==> flow/design.v <==
module convolve #(parameter KERNEL_SIZE = 9,
                  parameter DATA_WIDTH  = 8,
                  parameter KDATA_WIDTH = 8,
                  parameter ACTIVATION  = "RELU")
(
   input  logic                   clk,
   input  logic                   rst,
   input  logic                   en_convolve,
   input  logic [0:KERNEL_SIZE-1] [DATA_WIDTH-1:0] image,
   input  logic [0:KERNEL_SIZE-1][KDATA_WIDTH-1:0] kernel,  
   output logic  [DATA_WIDTH-1:0] feature_map,
   output logic                   feature_out
);
function [DATA_WIDTH-1:0] activation;
   input [DATA_WIDTH+KDATA_WIDTH+$clog2(KERNEL_SIZE)-1:0] weighted_inputs;
   begin
      case(ACTIVATION)
         "RELU": begin
            if (weighted_inputs[DATA_WIDTH+KDATA_WIDTH+$clog2(KERNEL_SIZE)-1]) activation = 0;  
            else activation = weighted_inputs[DATA_WIDTH+KDATA_WIDTH-2-1:KDATA_WIDTH-2];      
         end
         "SIGNUM": begin
            if (weighted_inputs[DATA_WIDTH+KDATA_WIDTH+$clog2(KERNEL_SIZE)-1]) activation = 0;  
            else activation = {DATA_WIDTH{1'b1}};
         end
         default: activation = 'h0;
      endcase
   end
endfunction
function [KDATA_WIDTH-1:0] twos_compl;
   input [KDATA_WIDTH-1:0] kernel;
   twos_compl = (~kernel) + 1;
endfunction
logic en_convolve_q;
logic [0:KERNEL_SIZE-1][DATA_WIDTH+KDATA_WIDTH-1:0] feat_mult_c;
logic [0:KERNEL_SIZE-1][DATA_WIDTH+KDATA_WIDTH-1:0] feat_mult_q;
logic [DATA_WIDTH+KDATA_WIDTH+$clog2(KERNEL_SIZE)-1:0] feature_map_c;
logic [0:KERNEL_SIZE-1][KDATA_WIDTH-1:0] kernel_abs;
always_comb begin
   for (int i=0;i<KERNEL_SIZE; i=i+1) begin
      kernel_abs[i] = kernel[i][KDATA_WIDTH-1] ? twos_compl(kernel[i]) : kernel[i];  
   end
end
always_comb begin
   feat_mult_c = 'h0;
   for (int i=0; i<KERNEL_SIZE; i=i+1) begin
      feat_mult_c[i][DATA_WIDTH+KDATA_WIDTH-1]     = kernel[i][KDATA_WIDTH-1];                 
      feat_mult_c[i][DATA_WIDTH+KDATA_WIDTH-2:0]   = image[i]*kernel_abs[i][KDATA_WIDTH-2:0];  
   end
end
always_comb begin
   feature_map_c = 'h0;
   for (int i=0; i<KERNEL_SIZE; i=i+1) begin
      feature_map_c = feat_mult_q[i][DATA_WIDTH+KDATA_WIDTH-1] ? feature_map_c - feat_mult_q[i][DATA_WIDTH+KDATA_WIDTH-2:0]:  
                                                                 feature_map_c + feat_mult_q[i][DATA_WIDTH+KDATA_WIDTH-2:0];   
   end
end
always_ff@(posedge clk) begin
   en_convolve_q <= en_convolve;
end
always_ff@(posedge clk, negedge rst) begin
   if (~rst) begin
      feat_mult_q <= 'h0;
      feature_map <= 'h0;
      feature_out <= 1'b0;
   end
   else begin
      if (en_convolve) begin
         feat_mult_q <= feat_mult_c;
      end
      if (en_convolve_q) begin
         feature_map <= activation(feature_map_c);  
         feature_out <= 1'b1;
      end else begin
         feature_map <= 'h0;
         feature_out <= 1'b0;
      end
   end
end
endmodule
module conv_layer # (parameter KERNEL_SIZE = 3,
                     parameter IMGCOL      = 8,
                     parameter IMGROW      = 8,
                     parameter DATA_WIDTH  = 8,
                     parameter KDATA_WIDTH = 8,
                     parameter ACTIVATION  = "RELU")
(
   input  logic                   clk,
   input  logic                   rst,
   input  logic [0:IMGROW-1][0:IMGCOL-1][DATA_WIDTH-1:0]  image,
   input  logic [0:KERNEL_SIZE-1][0:KERNEL_SIZE-1][KDATA_WIDTH-1:0] kernel,   
   output logic [0:IMGROW-KERNEL_SIZE][0:IMGCOL-KERNEL_SIZE][DATA_WIDTH-1:0]  conv_out,
   output logic                   layer_done_out
);
localparam PAD_SIZE = (KERNEL_SIZE-1)/2;
logic [0:KERNEL_SIZE*KERNEL_SIZE-1][DATA_WIDTH-1:0]  img_window;
logic [0:KERNEL_SIZE*KERNEL_SIZE-1][KDATA_WIDTH-1:0] ker_window;
logic [$clog2(IMGCOL)-1:0] col;
logic [$clog2(IMGROW+1)-1:0] row;
logic [$clog2(IMGCOL-KERNEL_SIZE):0] out_col;
logic [$clog2(IMGROW-KERNEL_SIZE):0] out_row;
logic en_convolve, layer_conv_done, feature_out;
logic [DATA_WIDTH-1:0]  activated_feature;
always_ff@(posedge clk or negedge rst) begin
   if (~rst) begin
      row <= 'h0;
      col <= 'h0;
      layer_conv_done <= 1'b0;
   end
   else begin
      if (row == IMGROW) begin
         row <= 'h0;
         col <= 'h0;
         layer_conv_done <= 1'b1;
      end else if (col==IMGCOL-1) begin
         row <= row+'h1;
         col <= 'h0;
      end else begin
         col <= col+'h1;
         layer_conv_done <= 1'b0;
      end
   end
end
assign layer_done_out = layer_conv_done;
always_comb begin
   for (int i=0; i<KERNEL_SIZE; i=i+1) begin  
      for (int j=0; j<KERNEL_SIZE; j=j+1) begin   
         ker_window[i*KERNEL_SIZE+j] = kernel[i][j];
      end
   end
end
always_ff@(posedge clk or negedge rst) begin
   if (~rst) begin
      img_window  <= 'h0;
      en_convolve <= 1'b0;
   end else begin
      if (row>PAD_SIZE-1 && row<IMGROW-PAD_SIZE &&   
          col>PAD_SIZE-1 && col<IMGCOL-PAD_SIZE)    
      begin
         en_convolve <= 1'b1;
         for (int i=0; i<KERNEL_SIZE; i=i+1) begin  
            for (int j=0; j<KERNEL_SIZE; j=j+1) begin   
               img_window[i*KERNEL_SIZE+j] <= image[row-PAD_SIZE+i][col-PAD_SIZE+j];
            end
         end
      end else begin
         en_convolve <= 1'b0;
         img_window  <= 'h0;
      end
   end
end
convolve #(
   .KERNEL_SIZE (KERNEL_SIZE*KERNEL_SIZE),
   .DATA_WIDTH  (DATA_WIDTH),
   .KDATA_WIDTH (KDATA_WIDTH),
   .ACTIVATION  (ACTIVATION)
) u_convolve (
   .clk          (clk),
   .rst          (rst),
   .en_convolve  (en_convolve),
   .image        (img_window),
   .kernel       (ker_window),
   .feature_map  (activated_feature),
   .feature_out  (feature_out)
);
always_ff@(posedge clk or negedge rst) begin
   if (~rst) begin
      out_row <= 'h0;
      out_col <= 'h0;
   end
   else if (feature_out || layer_conv_done) begin
      if (out_row == IMGROW-KERNEL_SIZE+1 || layer_conv_done) begin
         out_row <= 'h0;
         out_col <= 'h0;
      end else if (out_col==IMGCOL-KERNEL_SIZE) begin
         out_row <= out_row+'h1;
         out_col <= 'h0;
      end else begin
         out_col <= out_col+'h1;
      end
   end
end
always_ff@(posedge clk or negedge rst) begin
   if (~rst) begin
      conv_out <= 'h0;
   end else if (out_row <= IMGROW-KERNEL_SIZE && out_col <= IMGCOL-KERNEL_SIZE) begin
      conv_out[out_row][out_col] <= activated_feature;
   end
end
endmodule
module conv_top (
   input  logic         clk,
   input  logic         rst,
   input  logic [511:0] image,
   input  logic [71:0]  kernel,
   output logic [287:0] conv_out,
   output logic         layer_done_out
);
logic [0:7][0:7][7:0] image_a;
logic [0:2][0:2][7:0] kernel_a;
logic [0:5][0:5][7:0] conv_out_a;
always_comb begin
   for (int r=0; r<8; r++)
      for (int c=0; c<8; c++)
         image_a[r][c] = image[(r*8+c)*8 +: 8];
   for (int i=0; i<3; i++)
      for (int j=0; j<3; j++)
         kernel_a[i][j] = kernel[(i*3+j)*8 +: 8];
   for (int r=0; r<6; r++)
      for (int c=0; c<6; c++)
         conv_out[(r*6+c)*8 +: 8] = conv_out_a[r][c];
end
conv_layer #(
   .KERNEL_SIZE (3),
   .IMGCOL      (8),
   .IMGROW      (8),
   .DATA_WIDTH  (8),
   .KDATA_WIDTH (8),
   .ACTIVATION  ("RELU")
) u_conv_layer (
   .clk            (clk),
   .rst            (rst),
   .image          (image_a),
   .kernel         (kernel_a),
   .conv_out       (conv_out_a),
   .layer_done_out (layer_done_out)
);
endmodule
== Reports on conv_top ==
Tool output for the design above before and after an edit, in the order of the flow.
Lines under "original" count in the file above, lines under "edited" in the edited file.
"change": "edited" minus "original" as printed here.
Cell names lack the library's common part.
Not given: --

* Top: conv_top
* Clock port: clk
* Cell library: sky130hd
* Corner: tt_025C_1v80

== Diff ==
Unified diff, file above to edited file.
The edit is scripted: it alters the design's behaviour and was not made to optimise anything.

<pre>
@@ -214,5 +214,5 @@
    .KERNEL_SIZE (3),
    .IMGCOL      (8),
-   .IMGROW      (8),
+   .IMGROW      (16),
    .DATA_WIDTH  (8),
    .KDATA_WIDTH (8),
</pre>

== Word level ==
Yosys after proc, flatten, opt, wreduce and memory -nomap, before mapping. Memory bits, and registers merged into a memory's read port (data or address), are not among the register bits. Print and check cells are not counted. Equal cells are merged and count once.

{| class="wikitable"
|+ Storage and ports
! element !! original !! edited !! change
|-
| bits in registers || 531 || 917 || +386
|-
| bits in latches || 0 || 0 || 0
|-
| memory bits (writable) || 0 || 0 || 0
|-
| ROM bits || 0 || 0 || 0
|-
| word width x clocked read ports || 0 || 0 || 0
|-
| memory cells || 0 || 0 || 0
|-
| input bits || 586 || 586 || 0
|-
| word-level cells || 161 || 161 || 0
|}

{| class="wikitable"
|+ Cells by class
! element !! original !! edited !! change
|-
| add/sub/neg operators || 55 || 55 || 0
|-
| multipliers || 10 || 10 || 0
|-
| divide/modulo/power cells || 0 || 0 || 0
|-
| order comparisons || 6 || 6 || 0
|-
| equal/unequal tests || 5 || 5 || 0
|-
| shift-type cells || 11 || 11 || 0
|-
| mux-type cells || 41 || 41 || 0
|-
| bitwise operators || 12 || 12 || 0
|-
| reduce/logical cells || 9 || 9 || 0
|}

{| class="wikitable"
|+ Operators by type and width
! kind !! original !! edited !! change
|-
| variable part select 512 x 32 -> 8 bit || 9 || 0 || -9
|-
| variable part select 1024 x 32 -> 8 bit || 0 || 9 || +9
|-
| 2-to-1 mux 4 bit || 6 || 2 || -4
|-
| 2-to-1 mux 5 bit || 0 || 4 || +4
|-
| subtractor 3 x 26 -> 26 bit (first input constant) || 3 || 0 || -3
|-
| subtractor 4 x 26 -> 26 bit (first input constant) || 0 || 3 || +3
|-
| adder 4 x 1 -> 4 bit (second input constant) || 3 || 1 || -2
|-
| adder 5 x 1 -> 5 bit (second input constant) || 0 || 2 || +2
|-
| equality test 4 x 3 -> 1 bit (second input constant) || 2 || 1 || -1
|-
| <= comparator 4 x 3 -> 1 bit (second input constant) || 2 || 1 || -1
|-
| subtractor 3 x 4 -> 5 bit (first input constant) || 2 || 1 || -1
|-
| AND 288 bit || 1 || 0 || -1
|-
| equality test 4 bit (second input constant) || 1 || 0 || -1
|-
| greater-than comparator 4 x 1 -> 1 bit (second input constant) || 1 || 0 || -1
|-
| less-than comparator 4 x 3 -> 1 bit (second input constant) || 1 || 0 || -1
|-
| NOT 288 bit || 1 || 0 || -1
|-
| OR 288 bit || 1 || 0 || -1
|-
| variable shift 8 x 33 -> 288 bit || 1 || 0 || -1
|-
| variable shift 8 x 33 -> 288 bit (first input constant) || 1 || 0 || -1
|-
| subtractor 4 x 1 -> 5 bit (second input constant) || 1 || 0 || -1
|-
| AND 672 bit || 0 || 1 || +1
|-
| equality test 5 x 4 -> 1 bit (second input constant) || 0 || 1 || +1
|-
| equality test 5 bit (second input constant) || 0 || 1 || +1
|-
| greater-than comparator 5 x 1 -> 1 bit (second input constant) || 0 || 1 || +1
|-
| <= comparator 5 x 4 -> 1 bit (second input constant) || 0 || 1 || +1
|-
| less-than comparator 5 x 4 -> 1 bit (second input constant) || 0 || 1 || +1
|-
| NOT 672 bit || 0 || 1 || +1
|-
| OR 672 bit || 0 || 1 || +1
|}

Not every row of either side is listed.

== Longest topological paths ==
Longest topological path by Yosys (ltp), each cell counted once; first at word level (registers and memories cut), then after technology mapping (sequential cells cut; the memories' decode and read muxes count).

{| class="wikitable"
|+ Depth
! element !! original !! edited !! change
|-
| word-level depth || 20 || 20 || 0
|-
| ABC_AREA || 0 || 0 || --
|-
| gate-level depth with buffers || 57 || 56 || -1
|}

== After synthesis ==
Source: synth_stat.txt of the flow (Yosys; design flattened, memories mapped). It holds for the ABC_AREA given above (unset counts as 0); a run with the other value may have another netlist.

{| class="wikitable"
|+ Mapped netlist
! element !! original !! edited !! change
|-
| cell count || 6,222 || 6,314 || +92
|-
| cell area after synthesis (sq mm) || 0.0610273 || 0.0630392 || +0.0020119
|-
| area of sequential cells (sq mm) || 0.0132827 || 0.0133328 || +0.0000501
|-
| flip-flops || 531 || 533 || +2
|}

{| class="wikitable"
|+ Cell types
! cell type !! original !! edited !! change
|-
| mux2_2 || 515 || 399 || -116
|-
| nand2_1 || 705 || 625 || -80
|-
| mux2_1 || 6 || 66 || +60
|-
| a21oi_1 || 338 || 280 || -58
|-
| nor2_1 || 388 || 344 || -44
|-
| nand3_1 || 55 || 98 || +43
|-
| mux4_2 || 302 || 342 || +40
|-
| mux2i_1 || 214 || 254 || +40
|-
| clkbuf_1 || 196 || 170 || -26
|-
| or3_1 || 26 || 51 || +25
|-
| inv_1 || 494 || 515 || +21
|-
| nand2b_1 || 46 || 66 || +20
|-
| nand4_4 || 10 || 30 || +20
|-
| a2111oi_0 || 3 || 23 || +20
|-
| nor3_1 || 85 || 103 || +18
|-
| o21bai_1 || 91 || 76 || -15
|-
| xnor2_1 || 368 || 354 || -14
|-
| and2_1 || 224 || 237 || +13
|}

Not every row of either side is listed.
By module: a second synthesis without flattening, with its own total; a netlist apart from the flattened one above.

{| class="wikitable"
|+ Second synthesis, totals
! element !! original !! edited !! change
|-
| cell total of the unflattened synthesis || 6,053 || 8,091 || +2,038
|-
| area total of the unflattened synthesis (sq mm) || 0.06128 || 0.0896622 || +0.0283822
|}

Each row is one instance without its submodules.

{| class="wikitable"
|+ Modules, original
! module !! instances !! cells !! area (sq mm) !! seq. area (sq mm)
|-
| conv_layer || 1 || 2,460 || 0.0308834 || 0.009434
|-
| convolve || 1 || 3,593 || 0.0303967 || 0.0038487
|-
| conv_top || 1 || 0 || 0 || 0
|}

{| class="wikitable"
|+ Modules, edited
! module !! instances !! cells !! area (sq mm) !! seq. area (sq mm)
|-
| conv_layer || 1 || 4,528 || 0.0592331 || 0.0190933
|-
| convolve || 1 || 3,562 || 0.0304254 || 0.0038487
|-
| conv_top || 1 || 1 || 0.0000038 || 0
|}

== Timing after synthesis ==
Source: OpenSTA report_checks on the synthesized netlist (no wires, ideal clock, input and output delay 20% of the period each), path of least setup slack; recovery checks are left aside. Register names are those of the netlist, which keeps one name where synthesis merged equal registers.

{| class="wikitable"
|+ Path post-synthesis
! element !! original !! edited !! change
|-
| path type || flip-flop to flip-flop || flip-flop to flip-flop || --
|-
| from || register u_conv_layer.u_convolve.feat_mult_q || register u_conv_layer.u_convolve.feat_mult_q || --
|-
| to || register u_conv_layer.u_convolve.feature_map[0] || register u_conv_layer.u_convolve.feature_map[7] || --
|-
| period (ns) || 11.0 || 11.0 || 0.0
|-
| library setup time (ns) || 0.132 || 0.125 || -0.007
|-
| arrival time (ns) || 9.933 || 10.798 || +0.865
|-
| data required time (ns) || 10.868 || 10.875 || +0.007
|-
| slack (ns) || 0.935 || 0.077 || -0.858
|-
| delay of the path (ns) || 10.065 || 10.923 || +0.858
|-
| stages || 50 || 53 || +3
|-
| synthesis period reached (ns) || 10.065 || 10.923 || +0.858
|}

"delay of the path" = arrival - input delay + setup time.
"stages": output pins that drive a net of the path, with the launching flip-flop's if there is one; two outputs of one cell count as two.
"synthesis period reached" = period - worst setup slack (recovery checks aside). The figure is calculated, with input and output delays left at 20% of the set period.
An end named without its bit number is one bit of that signal or, where synthesis recoded a state register, one of its new flip-flops.
Between the ends stands the longest chain of elaborated cells between them, by number of cells; it is not shown to be the way that was timed. Of several equally long chains one is given.
Each line given opens the expression or statement behind the cell; cells for indexed reads and writes are added by Yosys, which also makes memories of some case tables.
At most two assigning lines are given for a register; there are more.

On the way, post-synthesis, original:
* Cell sequence: dfrtp_1 -> inv_1 -> ha_1 -> mux2_2 -> fa_1 -> nor2b_1 -> o21ai_0 -> a21boi_0 -> o21ai_0 -> a21boi_0 -> o21a_1 -> nor2_1 -> o21ai_0 -> a21oi_1 -> ha_1 -> or3_1 -> a311oi_1 -> nor3_1 -> [14 not listed] -> nand2_1 -> or2_2 -> o21ai_0 -> xnor2_1 -> ha_1 -> o21a_1 -> nor2_1 -> a21oi_1 -> xnor2_1 -> ha_1 -> o2111ai_1 -> o21ai_0 -> a31oi_1 -> xnor3_1 -> xnor2_1 -> xnor3_1 -> xnor2_2 -> nor2_1
* Length of the longest elaborated chain: 18
* Elaborated cells between the ends (all ways): 26
* Source lines of those cells: 4
* Classes of those cells: add/sub: 16; mux: 10

{| class="wikitable"
|+ Ends and longest elaborated chain, post-synthesis, original
! element !! RTL line !! text
|-
| from (decl) || 36 || <nowiki>logic [0:KERNEL_SIZE-1][DATA_WIDTH+KDATA_WIDTH-1:0] feat_mult_q;</nowiki>
|-
| from (assign) || 63 || <nowiki>feat_mult_q <= 'h0;</nowiki>
|-
| from (assign) || 69 || <nowiki>feat_mult_q <= feat_mult_c;</nowiki>
|-
| adder 20 x 15 -> 20 bit || 55 || <nowiki>feature_map_c + feat_mult_q[i][DATA_WIDTH+KDATA_WIDTH-2:0];</nowiki>
|-
| 2-to-1 mux 20 bit || 54 || <nowiki>feature_map_c = feat_mult_q[i][DATA_WIDTH+KDATA_WIDTH-1] ? feature_map_c - feat_mult_q[i][DATA_WIDTH+KDATA_WID ...</nowiki>
|-
| adder 20 x 15 -> 20 bit || 55 ||
|-
| 2-to-1 mux 20 bit || 54 ||
|-
| adder 20 x 15 -> 20 bit || 55 ||
|-
| 2-to-1 mux 20 bit || 54 ||
|-
| adder 20 x 15 -> 20 bit || 55 ||
|-
| [4 not listed] || -- ||
|-
| 2-to-1 mux 20 bit || 54 ||
|-
| adder 20 x 15 -> 20 bit || 55 ||
|-
| 2-to-1 mux 20 bit || 54 ||
|-
| adder 20 x 15 -> 20 bit || 55 ||
|-
| 2-to-1 mux 20 bit || 54 ||
|-
| 2-to-1 mux 8 bit || 19 || <nowiki>if (weighted_inputs[DATA_WIDTH+KDATA_WIDTH+$clog2(KERNEL_SIZE)-1]) activation = 0;</nowiki>
|-
| 2-to-1 mux 8 bit || 71 || <nowiki>if (en_convolve_q) begin</nowiki>
|-
| to (assign) || 72 || <nowiki>feature_map <= activation(feature_map_c);</nowiki>
|-
| to (assign) || 75 || <nowiki>feature_map <= 'h0;</nowiki>
|-
| to (decl) || 11 || <nowiki>output logic  [DATA_WIDTH-1:0] feature_map,</nowiki>
|}

On the way, post-synthesis, edited:
* Cell sequence: dfrtp_1 -> inv_1 -> ha_1 -> nand2b_1 -> xnor2_1 -> ha_1 -> nor2b_1 -> o21ai_0 -> a21boi_0 -> o21ai_0 -> nand2b_1 -> a31o_2 -> a21o_1 -> a21oi_1 -> xnor2_1 -> ha_1 -> or4_1 -> a21oi_1 -> [17 not listed] -> and4b_1 -> ha_1 -> clkbuf_1 -> o41ai_1 -> a211o_1 -> a211oi_1 -> ha_1 -> or2_2 -> or3_1 -> a211oi_1 -> nor3_1 -> xor2_1 -> ha_1 -> nand4_1 -> o31ai_1 -> xor2_1 -> xnor2_4 -> mux2_4
* Length of the longest elaborated chain: 20
* Elaborated cells between the ends (all ways): 28
* Source lines of those cells: 4
* Classes of those cells: add/sub: 17; mux: 11

{| class="wikitable"
|+ Ends and longest elaborated chain, post-synthesis, edited
! element !! RTL line !! text
|-
| from (decl) || 36 || <nowiki>logic [0:KERNEL_SIZE-1][DATA_WIDTH+KDATA_WIDTH-1:0] feat_mult_q;</nowiki>
|-
| from (assign) || 63 || <nowiki>feat_mult_q <= 'h0;</nowiki>
|-
| from (assign) || 69 || <nowiki>feat_mult_q <= feat_mult_c;</nowiki>
|-
| subtractor 1 x 15 -> 16 bit || 54 || <nowiki>feature_map_c = feat_mult_q[i][DATA_WIDTH+KDATA_WIDTH-1] ? feature_map_c - feat_mult_q[i][DATA_WIDTH+KDATA_WID ...</nowiki>
|-
| 2-to-1 mux 20 bit || 54 ||
|-
| adder 20 x 15 -> 20 bit || 55 || <nowiki>feature_map_c + feat_mult_q[i][DATA_WIDTH+KDATA_WIDTH-2:0];</nowiki>
|-
| 2-to-1 mux 20 bit || 54 ||
|-
| adder 20 x 15 -> 20 bit || 55 ||
|-
| 2-to-1 mux 20 bit || 54 ||
|-
| adder 20 x 15 -> 20 bit || 55 ||
|-
| [6 not listed] || -- ||
|-
| 2-to-1 mux 20 bit || 54 ||
|-
| adder 20 x 15 -> 20 bit || 55 ||
|-
| 2-to-1 mux 20 bit || 54 ||
|-
| adder 20 x 15 -> 20 bit || 55 ||
|-
| 2-to-1 mux 20 bit || 54 ||
|-
| 2-to-1 mux 8 bit || 19 || <nowiki>if (weighted_inputs[DATA_WIDTH+KDATA_WIDTH+$clog2(KERNEL_SIZE)-1]) activation = 0;</nowiki>
|-
| 2-to-1 mux 8 bit || 71 || <nowiki>if (en_convolve_q) begin</nowiki>
|-
| to (assign) || 72 || <nowiki>feature_map <= activation(feature_map_c);</nowiki>
|-
| to (assign) || 75 || <nowiki>feature_map <= 'h0;</nowiki>
|-
| to (decl) || 11 || <nowiki>output logic  [DATA_WIDTH-1:0] feature_map,</nowiki>
|}

== Timing after layout ==
From the final timing report of each run of pair A: the path of least setup slack in the routed layout; clock arrival at registers is part of the times.

{| class="wikitable"
|+ Path after layout
! element !! original !! edited !! change
|-
| path type || flip-flop to flip-flop || flip-flop to flip-flop || --
|-
| from || register u_conv_layer.u_convolve.feat_mult_q || register u_conv_layer.u_convolve.feat_mult_q || --
|-
| to || register u_conv_layer.u_convolve.feature_map[0] || register u_conv_layer.u_convolve.feature_map[1] || --
|-
| period (ns) || 10.4 || 10.4 || 0.0
|-
| library setup time (ns) || 0.13 || 0.09 || -0.04
|-
| arrival time (ns) || 10.35 || 11.23 || +0.88
|-
| data required time (ns) || 10.92 || 10.96 || +0.04
|-
| slack (ns) || 0.57 || -0.27 || -0.84
|-
| stages || 54 || 56 || +2
|}

An end named without its bit number is one bit of that signal or, where synthesis recoded a state register, one of its new flip-flops.
Between the ends stands the longest chain of elaborated cells between them, by number of cells; it is not shown to be the way that was timed. Of several equally long chains one is given.
At most two assigning lines are given for a register; there are more.

On the way, after layout, original:
* Cell sequence: dfrtp_1 -> inv_1 -> ha_4 -> mux2_4 -> fa_1 -> nor2b_2 -> o21ai_2 -> a21boi_2 -> buf_4 -> nor2_1 -> ha_1 -> inv_1 -> o21bai_1 -> a21oi_2 -> buf_4 -> xnor2_1 -> ha_1 -> inv_1 -> [18 not listed] -> a21oi_2 -> buf_4 -> a21boi_1 -> o21bai_1 -> xor2_1 -> ha_1 -> inv_2 -> xnor2_2 -> ha_1 -> a21oi_1 -> o21ai_1 -> a31oi_1 -> xnor3_1 -> xnor2_1 -> xnor3_1 -> xnor2_2 -> buf_6 -> nor2_1
* Length of the longest elaborated chain: 18
* Elaborated cells between the ends (all ways): 26
* Source lines of those cells: 4
* Classes of those cells: add/sub: 16; mux: 10

{| class="wikitable"
|+ Ends and longest elaborated chain, after layout, original
! element !! RTL line !! text
|-
| from (decl) || 36 || <nowiki>logic [0:KERNEL_SIZE-1][DATA_WIDTH+KDATA_WIDTH-1:0] feat_mult_q;</nowiki>
|-
| from (assign) || 63 || <nowiki>feat_mult_q <= 'h0;</nowiki>
|-
| from (assign) || 69 || <nowiki>feat_mult_q <= feat_mult_c;</nowiki>
|-
| adder 20 x 15 -> 20 bit || 55 || <nowiki>feature_map_c + feat_mult_q[i][DATA_WIDTH+KDATA_WIDTH-2:0];</nowiki>
|-
| 2-to-1 mux 20 bit || 54 || <nowiki>feature_map_c = feat_mult_q[i][DATA_WIDTH+KDATA_WIDTH-1] ? feature_map_c - feat_mult_q[i][DATA_WIDTH+KDATA_WID ...</nowiki>
|-
| adder 20 x 15 -> 20 bit || 55 ||
|-
| 2-to-1 mux 20 bit || 54 ||
|-
| adder 20 x 15 -> 20 bit || 55 ||
|-
| 2-to-1 mux 20 bit || 54 ||
|-
| adder 20 x 15 -> 20 bit || 55 ||
|-
| [4 not listed] || -- ||
|-
| 2-to-1 mux 20 bit || 54 ||
|-
| adder 20 x 15 -> 20 bit || 55 ||
|-
| 2-to-1 mux 20 bit || 54 ||
|-
| adder 20 x 15 -> 20 bit || 55 ||
|-
| 2-to-1 mux 20 bit || 54 ||
|-
| 2-to-1 mux 8 bit || 19 || <nowiki>if (weighted_inputs[DATA_WIDTH+KDATA_WIDTH+$clog2(KERNEL_SIZE)-1]) activation = 0;</nowiki>
|-
| 2-to-1 mux 8 bit || 71 || <nowiki>if (en_convolve_q) begin</nowiki>
|-
| to (assign) || 72 || <nowiki>feature_map <= activation(feature_map_c);</nowiki>
|-
| to (assign) || 75 || <nowiki>feature_map <= 'h0;</nowiki>
|-
| to (decl) || 11 || <nowiki>output logic  [DATA_WIDTH-1:0] feature_map,</nowiki>
|}

On the way, after layout, edited:
* Cell sequence: dfrtp_1 -> inv_2 -> ha_4 -> mux2_4 -> inv_4 -> ha_4 -> nor2b_4 -> o31a_1 -> o41a_1 -> nand2_1 -> nand2_2 -> and2_4 -> o21a_1 -> nor2_2 -> xnor2_1 -> ha_2 -> nor3_2 -> nor2_2 -> [20 not listed] -> a21o_1 -> a21o_1 -> o41ai_2 -> a211o_1 -> a211oi_2 -> ha_2 -> or2_4 -> or3_4 -> a211oi_2 -> nor3_2 -> xor2_1 -> ha_1 -> nand4_1 -> o31ai_4 -> xor2_2 -> xnor2_4 -> buf_6 -> mux2i_1
* Length of the longest elaborated chain: 18
* Elaborated cells between the ends (all ways): 26
* Source lines of those cells: 4
* Classes of those cells: add/sub: 16; mux: 10

{| class="wikitable"
|+ Ends and longest elaborated chain, after layout, edited
! element !! RTL line !! text
|-
| from (decl) || 36 || <nowiki>logic [0:KERNEL_SIZE-1][DATA_WIDTH+KDATA_WIDTH-1:0] feat_mult_q;</nowiki>
|-
| from (assign) || 63 || <nowiki>feat_mult_q <= 'h0;</nowiki>
|-
| from (assign) || 69 || <nowiki>feat_mult_q <= feat_mult_c;</nowiki>
|-
| adder 20 x 15 -> 20 bit || 55 || <nowiki>feature_map_c + feat_mult_q[i][DATA_WIDTH+KDATA_WIDTH-2:0];</nowiki>
|-
| 2-to-1 mux 20 bit || 54 || <nowiki>feature_map_c = feat_mult_q[i][DATA_WIDTH+KDATA_WIDTH-1] ? feature_map_c - feat_mult_q[i][DATA_WIDTH+KDATA_WID ...</nowiki>
|-
| adder 20 x 15 -> 20 bit || 55 ||
|-
| 2-to-1 mux 20 bit || 54 ||
|-
| adder 20 x 15 -> 20 bit || 55 ||
|-
| 2-to-1 mux 20 bit || 54 ||
|-
| adder 20 x 15 -> 20 bit || 55 ||
|-
| [4 not listed] || -- ||
|-
| 2-to-1 mux 20 bit || 54 ||
|-
| adder 20 x 15 -> 20 bit || 55 ||
|-
| 2-to-1 mux 20 bit || 54 ||
|-
| adder 20 x 15 -> 20 bit || 55 ||
|-
| 2-to-1 mux 20 bit || 54 ||
|-
| 2-to-1 mux 8 bit || 19 || <nowiki>if (weighted_inputs[DATA_WIDTH+KDATA_WIDTH+$clog2(KERNEL_SIZE)-1]) activation = 0;</nowiki>
|-
| 2-to-1 mux 8 bit || 71 || <nowiki>if (en_convolve_q) begin</nowiki>
|-
| to (assign) || 72 || <nowiki>feature_map <= activation(feature_map_c);</nowiki>
|-
| to (assign) || 75 || <nowiki>feature_map <= 'h0;</nowiki>
|-
| to (decl) || 11 || <nowiki>output logic  [DATA_WIDTH-1:0] feature_map,</nowiki>
|}

== Measured runs ==
Runs of the flow (Yosys, OpenROAD) on both versions; the two runs of a pair have the same settings. The constraints put input and output delay at 20% of the set period each and load the outputs with 0.01 pF.

Flow settings, pair A:
* CORE_UTILIZATION: 40
* PLACE_DENSITY: 0.6
* period_ns: 10.4
* CAP_MARGIN: 20
* CORE_MARGIN: 2
* SLEW_MARGIN: 20

{| class="wikitable"
|+ Final reports, pair A
! element !! original !! edited !! change
|-
| area of the synthesized netlist (sq mm) || 0.0610273 || 0.0630392 || +0.0020119
|-
| overall die area (sq mm) || 0.155709 || 0.160789 || +0.005080
|-
| standard-cell area after layout (sq mm) || 0.0757827 || 0.0790946 || +0.0033119
|-
| utilization in the final report (%) || 49.9 || 50.6 || +0.7
|-
| lowest setup slack (ns) || 0.569 || -0.272 || -0.841
|-
| total negative slack (ns) || 0.000 || -2.002 || -2.002
|-
| lowest hold slack (ns) || 0.489 || 0.449 || -0.040
|-
| clock period reached (ns) || 9.831 || 10.672 || +0.841
|}

Flow settings, pair B:
* CELL_PAD_IN_SITES_DETAIL_PLACEMENT: 0
* CORE_ASPECT_RATIO: 0.63
* CORE_UTILIZATION: 50
* CTS_CLUSTER_SIZE: 59
* GPL_ROUTABILITY_DRIVEN: 0
* MAX_ROUTING_LAYER: met5
* PLACE_DENSITY_LB_ADDON: 0.05
* SETUP_SLACK_MARGIN: 1.1
* TNS_END_PERCENT: 85
* period_ns: 5.84
* CAP_MARGIN: 20
* CORE_MARGIN: 2
* SLEW_MARGIN: 20

{| class="wikitable"
|+ Final reports, pair B
! element !! original !! edited !! change
|-
| area of the synthesized netlist (sq mm) || 0.0610273 || 0.0630392 || +0.0020119
|-
| overall die area (sq mm) || 0.124941 || 0.129009 || +0.004068
|-
| standard-cell area after layout (sq mm) || 0.0846612 || 0.087634 || +0.0029728
|-
| utilization in the final report (%) || 70.1 || 70.0 || -0.1
|-
| lowest setup slack (ns) || -4.146 || -4.868 || -0.722
|-
| total negative slack (ns) || -73.671 || -40.486 || +33.185
|-
| clock period reached (ns) || 9.986 || 10.708 || +0.722
|}

By "clock period reached" is meant the clock period of the run minus its worst setup slack. This is arithmetic on one report: input and output delays are still those of the set period (20% each).
